==> flow/design.v <==
`timescale 1ns / 1ps
module rrc_filter #(
	parameter WIDTH = 9
)(
	input logic clk,
	input logic rst,
	input logic signed [WIDTH-1:0] filter_in,
	output logic signed [WIDTH-1:0] filter_out
);
	logic signed [WIDTH-1:0] shift_reg_out [0:31];
	logic signed [2*WIDTH-1:0] mul_sum [0:32];
	logic signed [23:0] acc_sum;
	integer i;
	always @(posedge clk or posedge rst) begin
		if(rst) begin
			for(i = 0; i < 32; i=i+1) begin
				shift_reg_out[i] <= 9'b0;
			end
		end
		else begin
			shift_reg_out[0] <= filter_in;
			for(i = 0; i < 31; i=i+1) begin
				shift_reg_out[i+1] <= shift_reg_out[i];
			end
		end
	end
	multiplier_9b #(.WIDTH(9)) MUL0(.mul_in(filter_in), .coefficient(9'd0), .mul_out(mul_sum[0]));
	multiplier_9b #(.WIDTH(9)) MUL1(.mul_in(shift_reg_out[0]), .coefficient(-9'd1), .mul_out(mul_sum[1]));
	multiplier_9b #(.WIDTH(9)) MUL2(.mul_in(shift_reg_out[1]), .coefficient(9'd1),.mul_out(mul_sum[2]));
	multiplier_9b #(.WIDTH(9)) MUL3(.mul_in(shift_reg_out[2]), .coefficient(9'd0),.mul_out(mul_sum[3]));
	multiplier_9b #(.WIDTH(9)) MUL4(.mul_in(shift_reg_out[3]), .coefficient(-9'd1),.mul_out(mul_sum[4]));
	multiplier_9b #(.WIDTH(9)) MUL5(.mul_in(shift_reg_out[4]), .coefficient(9'd2),.mul_out(mul_sum[5]));
	multiplier_9b #(.WIDTH(9)) MUL6(.mul_in(shift_reg_out[5]), .coefficient(9'd0),.mul_out(mul_sum[6]));
	multiplier_9b #(.WIDTH(9)) MUL7(.mul_in(shift_reg_out[6]), .coefficient(-9'd2),.mul_out(mul_sum[7]));
	multiplier_9b #(.WIDTH(9)) MUL8(.mul_in(shift_reg_out[7]), .coefficient(9'd2),.mul_out(mul_sum[8]));
	multiplier_9b #(.WIDTH(9)) MUL9(.mul_in(shift_reg_out[8]), .coefficient(9'd0),.mul_out(mul_sum[9]));
	multiplier_9b #(.WIDTH(9)) MUL10(.mul_in(shift_reg_out[9]), .coefficient(-9'd6),.mul_out(mul_sum[10]));
	multiplier_9b #(.WIDTH(9)) MUL11(.mul_in(shift_reg_out[10]), .coefficient(9'd8),.mul_out(mul_sum[11]));
	multiplier_9b #(.WIDTH(9)) MUL12(.mul_in(shift_reg_out[11]), .coefficient(9'd10),.mul_out(mul_sum[12]));
	multiplier_9b #(.WIDTH(9)) MUL13(.mul_in(shift_reg_out[12]), .coefficient(-9'd28),.mul_out(mul_sum[13]));
	multiplier_9b #(.WIDTH(9)) MUL14(.mul_in(shift_reg_out[13]), .coefficient(-9'd14),.mul_out(mul_sum[14]));
	multiplier_9b #(.WIDTH(9)) MUL15(.mul_in(shift_reg_out[14]), .coefficient(9'd111),.mul_out(mul_sum[15]));
	multiplier_9b #(.WIDTH(9)) MUL16(.mul_in(shift_reg_out[15]), .coefficient(9'd196),.mul_out(mul_sum[16]));
	multiplier_9b #(.WIDTH(9)) MUL17(.mul_in(shift_reg_out[16]), .coefficient(9'd111),.mul_out(mul_sum[17]));
	multiplier_9b #(.WIDTH(9)) MUL18(.mul_in(shift_reg_out[17]), .coefficient(-9'd14),.mul_out(mul_sum[18]));
	multiplier_9b #(.WIDTH(9)) MUL19(.mul_in(shift_reg_out[18]), .coefficient(-9'd28),.mul_out(mul_sum[19]));
	multiplier_9b #(.WIDTH(9)) MUL20(.mul_in(shift_reg_out[19]), .coefficient(9'd10),.mul_out(mul_sum[20]));
	multiplier_9b #(.WIDTH(9)) MUL21(.mul_in(shift_reg_out[20]), .coefficient(9'd8),.mul_out(mul_sum[21]));
	multiplier_9b #(.WIDTH(9)) MUL22(.mul_in(shift_reg_out[21]), .coefficient(-9'd6),.mul_out(mul_sum[22]));
	multiplier_9b #(.WIDTH(9)) MUL23(.mul_in(shift_reg_out[22]), .coefficient(9'd0),.mul_out(mul_sum[23]));
	multiplier_9b #(.WIDTH(9)) MUL24(.mul_in(shift_reg_out[23]), .coefficient(9'd2),.mul_out(mul_sum[24]));
	multiplier_9b #(.WIDTH(9)) MUL25(.mul_in(shift_reg_out[24]), .coefficient(-9'd2),.mul_out(mul_sum[25]));
	multiplier_9b #(.WIDTH(9)) MUL26(.mul_in(shift_reg_out[25]), .coefficient(9'd0),.mul_out(mul_sum[26]));
	multiplier_9b #(.WIDTH(9)) MUL27(.mul_in(shift_reg_out[26]), .coefficient(9'd2),.mul_out(mul_sum[27]));
	multiplier_9b #(.WIDTH(9)) MUL28(.mul_in(shift_reg_out[27]), .coefficient(-9'd1),.mul_out(mul_sum[28]));
	multiplier_9b #(.WIDTH(9)) MUL29(.mul_in(shift_reg_out[28]), .coefficient(9'd0),.mul_out(mul_sum[29]));
	multiplier_9b #(.WIDTH(9)) MUL30(.mul_in(shift_reg_out[29]), .coefficient(9'd1),.mul_out(mul_sum[30]));
	multiplier_9b #(.WIDTH(9)) MUL31(.mul_in(shift_reg_out[30]), .coefficient(-9'd1),.mul_out(mul_sum[31]));
	multiplier_9b #(.WIDTH(9)) MUL32(.mul_in(shift_reg_out[31]), .coefficient(9'd0),.mul_out(mul_sum[32]));
	always_comb begin : accumulate_sum
		acc_sum = mul_sum[0] + mul_sum[1] + mul_sum[2] + mul_sum[3] + mul_sum[4] + 
		mul_sum[5] + mul_sum[6] + mul_sum[7] + mul_sum[8] + mul_sum[9] + 
		mul_sum[10] + mul_sum[11] + mul_sum[12] + mul_sum[13] + mul_sum[14] + 
		mul_sum[15] + mul_sum[16] + mul_sum[17] + mul_sum[18] + mul_sum[19] + 
		mul_sum[20] + mul_sum[21] + mul_sum[22] + mul_sum[23] + mul_sum[24] + 
		mul_sum[25] + mul_sum[26] + mul_sum[27] + mul_sum[28] + mul_sum[29] + 
		mul_sum[30] + mul_sum[31] + mul_sum[32];  
	end
	logic signed [15:0] trunc_frac_sum;
	assign trunc_frac_sum = acc_sum[23:8];
	always_ff @( posedge clk or posedge rst ) begin : blockName
		if(rst) begin
			filter_out <= 0;
		end
		else if(trunc_frac_sum > 255) begin
			filter_out <= 255;
		end
		else if(trunc_frac_sum < -256) begin
			filter_out <= -256;
		end
		else begin
			filter_out <= trunc_frac_sum;
		end
	end
endmodule
module multiplier_9b #(
	parameter WIDTH = 9
)(
	input logic signed [WIDTH-1:0] mul_in,
	input logic signed [WIDTH-1:0] coefficient,
	output logic signed [2*WIDTH-1:0] mul_out
);
	assign mul_out = mul_in * coefficient;
endmodule
Appendix: tool output

-- Tool chain data of rrc_filter
Tool output for the design above before and after an edit, in the order of the flow.
Lines under "unedited" count in the file above, lines under "edited" in the edited file.
"change": "edited" minus "unedited" as printed here.
Operators carry their Yosys type and port widths (W data, S select, Z words).
Library cell names are shortened.
The mark -- stands for no value.
- design top: rrc_filter
- clock: clk
- standard-cell library: sky130hd
- library corner: tt_025C_1v80

-- The edit
Unified diff, file above to edited file.
A script made this edit; it was not meant as an optimisation.
begin of diff
@@ -10,5 +10,5 @@
 	logic signed [WIDTH-1:0] shift_reg_out [0:31];
 	logic signed [2*WIDTH-1:0] mul_sum [0:32];
-	logic signed [23:0] acc_sum;
+	logic signed [35:0] acc_sum;
 	integer i;
 	always @(posedge clk or posedge rst) begin
end of diff

-- Word-level counts
Source: Yosys, flattened and elaborated. Widths are those after wreduce; folded enables and synchronous resets count as part of the registers. Registers that Yosys merges into a memory's read port (data or address) are not register bits. Print and check cells do not count. Equal cells are merged and count once.
- cells by class (item ; unedited ; edited ; change):
    add/sub/neg operators ; 30 ; 30 ; 0
    mux-type cells ; 2 ; 2 ; 0
    multipliers ; 11 ; 11 ; 0
    $lt $le $gt $ge ; 2 ; 2 ; 0
- operators by type and width (cell ; unedited ; edited ; change):
    $add A24 B18 Y24 ; 13 ; 4 ; -9
    $add A24 B14 Y24 ; 0 ; 4 ; +4
    $add A24 B15 Y24 ; 0 ; 2 ; +2
    $add A24 B17 Y24 ; 0 ; 2 ; +2
    $add A24 B13 Y24 ; 0 ; 1 ; +1
    $mul A9 B4 Y13 const B ; 6 ; 6 ; 0
    $neg A9 Y18 ; 4 ; 4 ; 0
    $add A24 B10 Y24 ; 2 ; 2 ; 0
    $add A24 B12 Y24 ; 2 ; 2 ; 0
    $mul A9 B3 Y12 const B ; 2 ; 2 ; 0
    $mul A9 B8 Y17 const B ; 2 ; 2 ; 0
    $mux W9 ; 2 ; 2 ; 0
    $neg A9 Y17 ; 2 ; 2 ; 0
    $add A18 B9 Y19 ; 1 ; 1 ; 0
    $add A19 B18 Y20 ; 1 ; 1 ; 0
    $add A20 B10 Y21 ; 1 ; 1 ; 0
    $add A21 B18 Y22 ; 1 ; 1 ; 0
    $add A22 B10 Y23 ; 1 ; 1 ; 0
    $add A23 B13 Y24 ; 1 ; 1 ; 0
    $add A24 B9 Y24 ; 1 ; 1 ; 0
    $gt A16 B9 Y1 const B ; 1 ; 1 ; 0
    $lt A16 B9 Y1 const B ; 1 ; 1 ; 0
    $mul A9 B7 Y16 const B ; 1 ; 1 ; 0
- bit counts (item ; unedited ; edited ; change):
    word-level cells ; 77 ; 77 ; 0
    bits in registers ; 288 ; 288 ; 0

-- Depth
Yosys ltp: most cells in a row. Word level: on the elaborated netlist, between registers, memories and ports. Mapped: between sequential cells and ports; inverters and the memories' decode and read muxes count.
- logic depth (item ; unedited ; edited ; change):
    depth after elaboration ; 28 ; 28 ; 0
    ABC_AREA ; 0 ; 0 ; --
    mapped depth ; 40 ; 38 ; -2
    depth with buffers taken out ; 39 ; 37 ; -2

-- Synthesis result
The flow's flattened synthesis, as Yosys stat reports it; memories are mapped. The netlist is that of the ABC_AREA named above (0 if unset); the other value can give another one.
- synthesis totals (item ; unedited ; edited ; change):
    mapped flip-flops ; 288 ; 288 ; 0
    mapped area (sq mm) ; 0.0254494 ; 0.0252742 ; -0.0001752
    cells in the netlist ; 2181 ; 2101 ; -80
    area of sequential cells (sq mm) ; 0.0072069 ; 0.0072069 ; 0.0000000
- cell types (cell ; unedited ; edited ; change):
    inv_1 ; 607 ; 672 ; +65
    fa_1 ; 409 ; 462 ; +53
    ha_1 ; 330 ; 295 ; -35
    xnor2_1 ; 90 ; 63 ; -27
    a21o_1 ; 41 ; 17 ; -24
    o21ai_1 ; 27 ; 9 ; -18
    a21oi_1 ; 69 ; 53 ; -16
    xor2_1 ; 47 ; 32 ; -15
    nand2_1 ; 36 ; 21 ; -15
    nand3_1 ; 14 ; 6 ; -8
    or2_2 ; 9 ; 1 ; -8
    nor3_1 ; 15 ; 8 ; -7
    and3_1 ; 8 ; 1 ; -7
    a21boi_1 ; 6 ; 0 ; -6
    o21ai_0 ; 23 ; 28 ; +5
    o21bai_1 ; 14 ; 19 ; +5
    o21a_1 ; 12 ; 7 ; -5
    nand2b_1 ; 15 ; 11 ; -4
The list need not be complete.
By module: a second synthesis without flattening, with its own total; a netlist apart from the flattened one above.
- second synthesis, totals (item ; unedited ; edited ; change):
    cells (unflattened synthesis) ; 12567 ; 12567 ; 0
    area (unflattened synthesis) (sq mm) ; 0.1220583 ; 0.1220583 ; 0.0000000
Rows give one instance, submodules left out.
- by module, unedited (module ; area (sq mm) ; times used ; seq. area (sq mm) ; cells):
    multiplier_9b #(WIDTH=9) ; 0.0030016 ; 33 ; 0 ; 327
    rrc_filter ; 0.0230046 ; 1 ; 0.0074321 ; 1776
- by module, edited (module ; area (sq mm) ; times used ; seq. area (sq mm) ; cells):
    multiplier_9b #(WIDTH=9) ; 0.0030016 ; 33 ; 0 ; 327
    rrc_filter ; 0.0230046 ; 1 ; 0.0074321 ; 1776

-- Worst setup path after synthesis
Source: OpenSTA report_checks on the synthesized netlist (no wires, ideal clock, input and output delay 20% of the period each), path of least setup slack; recovery checks are left aside. Register names are those of the netlist, which keeps one name where synthesis merged equal registers.
- timing post-synthesis (item ; unedited ; edited ; change):
    path type ; register to register ; register to register ; --
    start point ; register shift_reg_out[14][8] ; register shift_reg_out[15][8] ; --
    end point ; register filter_out[0] ; register filter_out[0] ; --
    buffers on the path ; 2 ; 0 ; -2
    slack (ps) ; 368 ; 1174 ; +806
    delay of the path (ps) ; 10132 ; 9325 ; -807
    arrival time (ps) ; 9990 ; 9183 ; -807
    library setup time (ps) ; 142 ; 142 ; 0
    clock period (ps) ; 10500 ; 10500 ; 0
    data required time (ps) ; 10358 ; 10358 ; 0
    stages on the path ; 36 ; 33 ; -3
    synthesis period reached (ps) ; 10132 ; 9326 ; -806
"delay of the path" is the arrival time less input delay plus setup time.
"stages on the path": output pins that drive a net of the path, with the launching flip-flop's if there is one; two outputs of one cell count as two.
"synthesis period reached" = period - worst setup slack (recovery checks aside). The figure is calculated, with input and output delays left at 20% of the set period.
Between the ends stands the longest chain of elaborated cells between them, by number of cells; it is not shown to be the way that was timed. Of several equally long chains one is given.
A line is the first line of the expression or statement that the cell stems from. Yosys adds cells for indexed reads and writes and turns some case tables into memories.
At most two assigning lines are given for a register; there are more.
Between the ends, post-synthesis, unedited:
- cell sequence: dfrtp_1 clkbuf_1 inv_1 fa_1 inv_1 fa_1 fa_1 ha_1 a21o_1 a31o_1 a211oi_1 nor3b_1 nor3_1 xor2_1 fa_1 fa_1 inv_1 fa_1 fa_1 inv_1 fa_1 inv_1 fa_1 inv_1 fa_1 inv_1 ha_1 and2_1 buf_6 a221oi_2 o21ai_2 a2111oi_2 nor3_1 a211o_1 o41ai_4 o21ai_1
- cells in the longest elaborated chain at 18
- noted elaborated cells between the ends (all ways): 19
- RTL lines with such cells at 4
- classes of those cells: add/sub: 14; mul: 1; compare: 2; mux: 2
- ends and longest elaborated chain, post-synthesis, unedited (item ; line ; source):
    start, declared ; 10 ; logic signed [WIDTH-1:0] shift_reg_out [0:31];
    start, assigned ; 17 ; shift_reg_out[i] <= 9'b0;
    start, assigned ; 23 ; shift_reg_out[i+1] <= shift_reg_out[i];
    $mul A9 B8 Y17 ; 93 ; assign mul_out = mul_in * coefficient;
    $add A24 B18 Y24 (6 in a row) ; 61 ; acc_sum = mul_sum[0] + mul_sum[1] + mul_sum[2] + mul_sum[3] + mul_sum[4] +
    $add A24 B12 Y24 ; 61 ;
    $add A24 B18 Y24 ; 61 ;
    $add A24 B10 Y24 ; 61 ;
    $add A24 B18 Y24 ; 61 ;
    $add A24 B10 Y24 ; 61 ;
    $add A24 B18 Y24 ; 61 ;
    $add A24 B9 Y24 ; 61 ;
    $add A24 B18 Y24 ; 61 ;
    $lt A16 B9 Y1 ; 78 ; else if(trunc_frac_sum < -256) begin
    $mux W9 ; 78 ;
    $mux W9 ; 75 ; else if(trunc_frac_sum > 255) begin
    end, assigned ; 79 ; filter_out <= -256;
    end, assigned ; 82 ; filter_out <= trunc_frac_sum;
    end, declared ; 8 ; output logic signed [WIDTH-1:0] filter_out
Between the ends, post-synthesis, edited:
- cell sequence: dfrtp_1 inv_1 fa_1 inv_1 ha_1 fa_1 ha_1 or4_1 o311ai_0 a211oi_1 fa_1 inv_1 fa_1 inv_1 fa_1 inv_1 fa_1 fa_1 fa_1 inv_1 fa_1 inv_1 fa_1 inv_1 ha_1 nand4_1 nor2_1 nand3_1 o311ai_2 xnor2_1 nand4_1 o41ai_4 o21ai_1
- cells in the longest elaborated chain at 17
- noted elaborated cells between the ends (all ways): 18
- RTL lines with such cells at 4
- classes of those cells: add/sub: 13; mul: 1; compare: 2; mux: 2
- ends and longest elaborated chain, post-synthesis, edited (item ; line ; source):
    start, declared ; 10 ; logic signed [WIDTH-1:0] shift_reg_out [0:31];
    start, assigned ; 17 ; shift_reg_out[i] <= 9'b0;
    start, assigned ; 23 ; shift_reg_out[i+1] <= shift_reg_out[i];
    $mul A9 B7 Y16 ; 93 ; assign mul_out = mul_in * coefficient;
    $add A24 B18 Y24 ; 61 ; acc_sum = mul_sum[0] + mul_sum[1] + mul_sum[2] + mul_sum[3] + mul_sum[4] +
    $add A24 B17 Y24 ; 61 ;
    $add A24 B14 Y24 ; 61 ;
    $add A24 B15 Y24 ; 61 ;
    $add A24 B14 Y24 ; 61 ;
    $add A24 B12 Y24 ; 61 ;
    [... 3 more ...] ; -- ;
    $add A24 B10 Y24 ; 61 ;
    $add A24 B18 Y24 ; 61 ;
    $add A24 B9 Y24 ; 61 ;
    $add A24 B18 Y24 ; 61 ;
    $lt A16 B9 Y1 ; 78 ; else if(trunc_frac_sum < -256) begin
    $mux W9 ; 78 ;
    $mux W9 ; 75 ; else if(trunc_frac_sum > 255) begin
    end, assigned ; 79 ; filter_out <= -256;
    end, assigned ; 82 ; filter_out <= trunc_frac_sum;
    end, declared ; 8 ; output logic signed [WIDTH-1:0] filter_out

-- Path in the finished layout
Path of least setup slack in the final report of the runs of pair A (OpenROAD, finished layout, wires in). Where an end is a register, its clock arrival counts in the times.
The path's times are printed in steps of 10 ps; the period is the one set.
- timing post-layout (item ; unedited ; edited ; change):
    path type ; register to register ; register to register ; --
    start point ; register shift_reg_out[14][2] ; register shift_reg_out[17][0] ; --
    end point ; register filter_out[5] ; register filter_out[3] ; --
    data required time (ps) ; 10640 ; 10630 ; -10
    stages on the path ; 37 ; 35 ; -2
    arrival time (ps) ; 10380 ; 10140 ; -240
    clock period (ps) ; 10200 ; 10200 ; 0
    library setup time (ps) ; 110 ; 120 ; +10
    slack (ps) ; 260 ; 500 ; +240
    buffers on the path ; 3 ; 1 ; -2
Between the ends stands the longest chain of elaborated cells between them, by number of cells; it is not shown to be the way that was timed. Of several equally long chains one is given.
At most two assigning lines are given for a register; there are more.
Between the ends, post-layout, unedited:
- cell sequence: dfrtp_2 buf_6 ha_2 xor2_4 ha_4 fa_1 fa_1 ha_4 a21o_1 a31o_1 a211oi_2 nor3b_2 nor3_2 xor2_1 buf_4 fa_2 fa_2 inv_2 fa_1 fa_1 inv_2 fa_1 inv_2 fa_1 inv_1 fa_1 inv_2 ha_4 and2_4 a221oi_4 o21ai_4 a2111oi_4 nor3_2 a211o_1 o41ai_4 buf_6 o21ai_2
- cells in the longest elaborated chain at 18
- noted elaborated cells between the ends (all ways): 19
- RTL lines with such cells at 4
- classes of those cells: add/sub: 14; mul: 1; compare: 2; mux: 2
- ends and longest elaborated chain, post-layout, unedited (item ; line ; source):
    start, declared ; 10 ; logic signed [WIDTH-1:0] shift_reg_out [0:31];
    start, assigned ; 17 ; shift_reg_out[i] <= 9'b0;
    start, assigned ; 23 ; shift_reg_out[i+1] <= shift_reg_out[i];
    $mul A9 B8 Y17 ; 93 ; assign mul_out = mul_in * coefficient;
    $add A24 B18 Y24 (6 in a row) ; 61 ; acc_sum = mul_sum[0] + mul_sum[1] + mul_sum[2] + mul_sum[3] + mul_sum[4] +
    $add A24 B12 Y24 ; 61 ;
    $add A24 B18 Y24 ; 61 ;
    $add A24 B10 Y24 ; 61 ;
    $add A24 B18 Y24 ; 61 ;
    $add A24 B10 Y24 ; 61 ;
    $add A24 B18 Y24 ; 61 ;
    $add A24 B9 Y24 ; 61 ;
    $add A24 B18 Y24 ; 61 ;
    $lt A16 B9 Y1 ; 78 ; else if(trunc_frac_sum < -256) begin
    $mux W9 ; 78 ;
    $mux W9 ; 75 ; else if(trunc_frac_sum > 255) begin
    end, assigned ; 79 ; filter_out <= -256;
    end, assigned ; 82 ; filter_out <= trunc_frac_sum;
    end, declared ; 8 ; output logic signed [WIDTH-1:0] filter_out
Between the ends, post-layout, edited:
- cell sequence: dfrtp_1 inv_1 fa_1 ha_1 ha_1 a21o_1 a21oi_1 o21bai_1 a21oi_1 o21bai_1 a21oi_2 xnor2_2 fa_1 fa_1 inv_1 fa_1 inv_1 fa_1 fa_1 inv_1 fa_1 inv_1 fa_1 inv_1 fa_1 inv_1 ha_1 or3_1 o211ai_1 nand2_1 o311ai_2 nand4_1 o41ai_4 buf_4 o21ai_1
- cells in the longest elaborated chain at 15
- noted elaborated cells between the ends (all ways): 16
- RTL lines with such cells at 4
- classes of those cells: add/sub: 11; mul: 1; compare: 2; mux: 2
- ends and longest elaborated chain, post-layout, edited (item ; line ; source):
    start, declared ; 10 ; logic signed [WIDTH-1:0] shift_reg_out [0:31];
    start, assigned ; 17 ; shift_reg_out[i] <= 9'b0;
    start, assigned ; 23 ; shift_reg_out[i+1] <= shift_reg_out[i];
    $mul A9 B4 Y13 ; 93 ; assign mul_out = mul_in * coefficient;
    $add A24 B14 Y24 ; 61 ; acc_sum = mul_sum[0] + mul_sum[1] + mul_sum[2] + mul_sum[3] + mul_sum[4] +
    $add A24 B15 Y24 ; 61 ;
    $add A24 B14 Y24 ; 61 ;
    $add A24 B12 Y24 ; 61 ;
    $add A24 B13 Y24 ; 61 ;
    $add A24 B10 Y24 ; 61 ;
    $add A24 B18 Y24 ; 61 ;
    $add A24 B10 Y24 ; 61 ;
    $add A24 B18 Y24 ; 61 ;
    $add A24 B9 Y24 ; 61 ;
    $add A24 B18 Y24 ; 61 ;
    $lt A16 B9 Y1 ; 78 ; else if(trunc_frac_sum < -256) begin
    $mux W9 ; 78 ;
    $mux W9 ; 75 ; else if(trunc_frac_sum > 255) begin
    end, assigned ; 79 ; filter_out <= -256;
    end, assigned ; 82 ; filter_out <= trunc_frac_sum;
    end, declared ; 8 ; output logic signed [WIDTH-1:0] filter_out

-- Layout results
Runs of the flow (Yosys, OpenROAD) on both versions; the two runs of a pair have the same settings. The constraints put input and output delay at 20% of the set period each and load the outputs with 0.01 pF.
Settings, pair A:
- period_ns: 10.2
- CAP_MARGIN: 20
- CORE_MARGIN at 2
- CORE_UTILIZATION at 40
- SLEW_MARGIN at 20
- results, pair A (item ; unedited ; edited ; change):
    period achieved (ps) ; 9945 ; 9703 ; -242
    die area (sq mm) ; 0.0656564 ; 0.0652113 ; -0.0004451
    post-route utilization ; 0.46 ; 0.443 ; -0.017
    standard-cell area after layout (sq mm) ; 0.0289528 ; 0.0277741 ; -0.0011787
    final worst hold slack (ps) ; 343 ; 331 ; -12
    final setup TNS (ps) ; 0 ; 0 ; 0
    smallest setup slack (ps) ; 255 ; 497 ; +242
    cell area after synthesis (sq mm) ; 0.0254494 ; 0.0252742 ; -0.0001752
Settings, pair B:
- CORE_ASPECT_RATIO: 0.84
- CORE_MARGIN at 10
- CORE_UTILIZATION at 33
- CTS_CLUSTER_SIZE at 84
- noted GPL_ROUTABILITY_DRIVEN: 0
- GPL_TIMING_DRIVEN: 0
- HOLD_SLACK_MARGIN at 0.28
- noted PLACE_DENSITY_LB_ADDON: 0.29
- period_ns: 9.09
- CAP_MARGIN: 20
- SLEW_MARGIN at 20
- results, pair B (item ; unedited ; edited ; change):
    period achieved (ps) ; 9972 ; 9571 ; -401
    die area (sq mm) ; 0.08867 ; 0.0880998 ; -0.0005702
    post-route utilization ; 0.385 ; 0.388 ; +0.003
    standard-cell area after layout (sq mm) ; 0.0294745 ; 0.0293306 ; -0.0001439
    final worst hold slack (ps) ; 332 ; 340 ; +8
    final setup TNS (ps) ; -7353 ; -3778 ; +3575
    smallest setup slack (ps) ; -882 ; -481 ; +401
    cell area after synthesis (sq mm) ; 0.0254494 ; 0.0252742 ; -0.0001752
"period achieved" = clock period - worst setup slack. The figure is calculated, with input and output delays left at 20% of the set period.
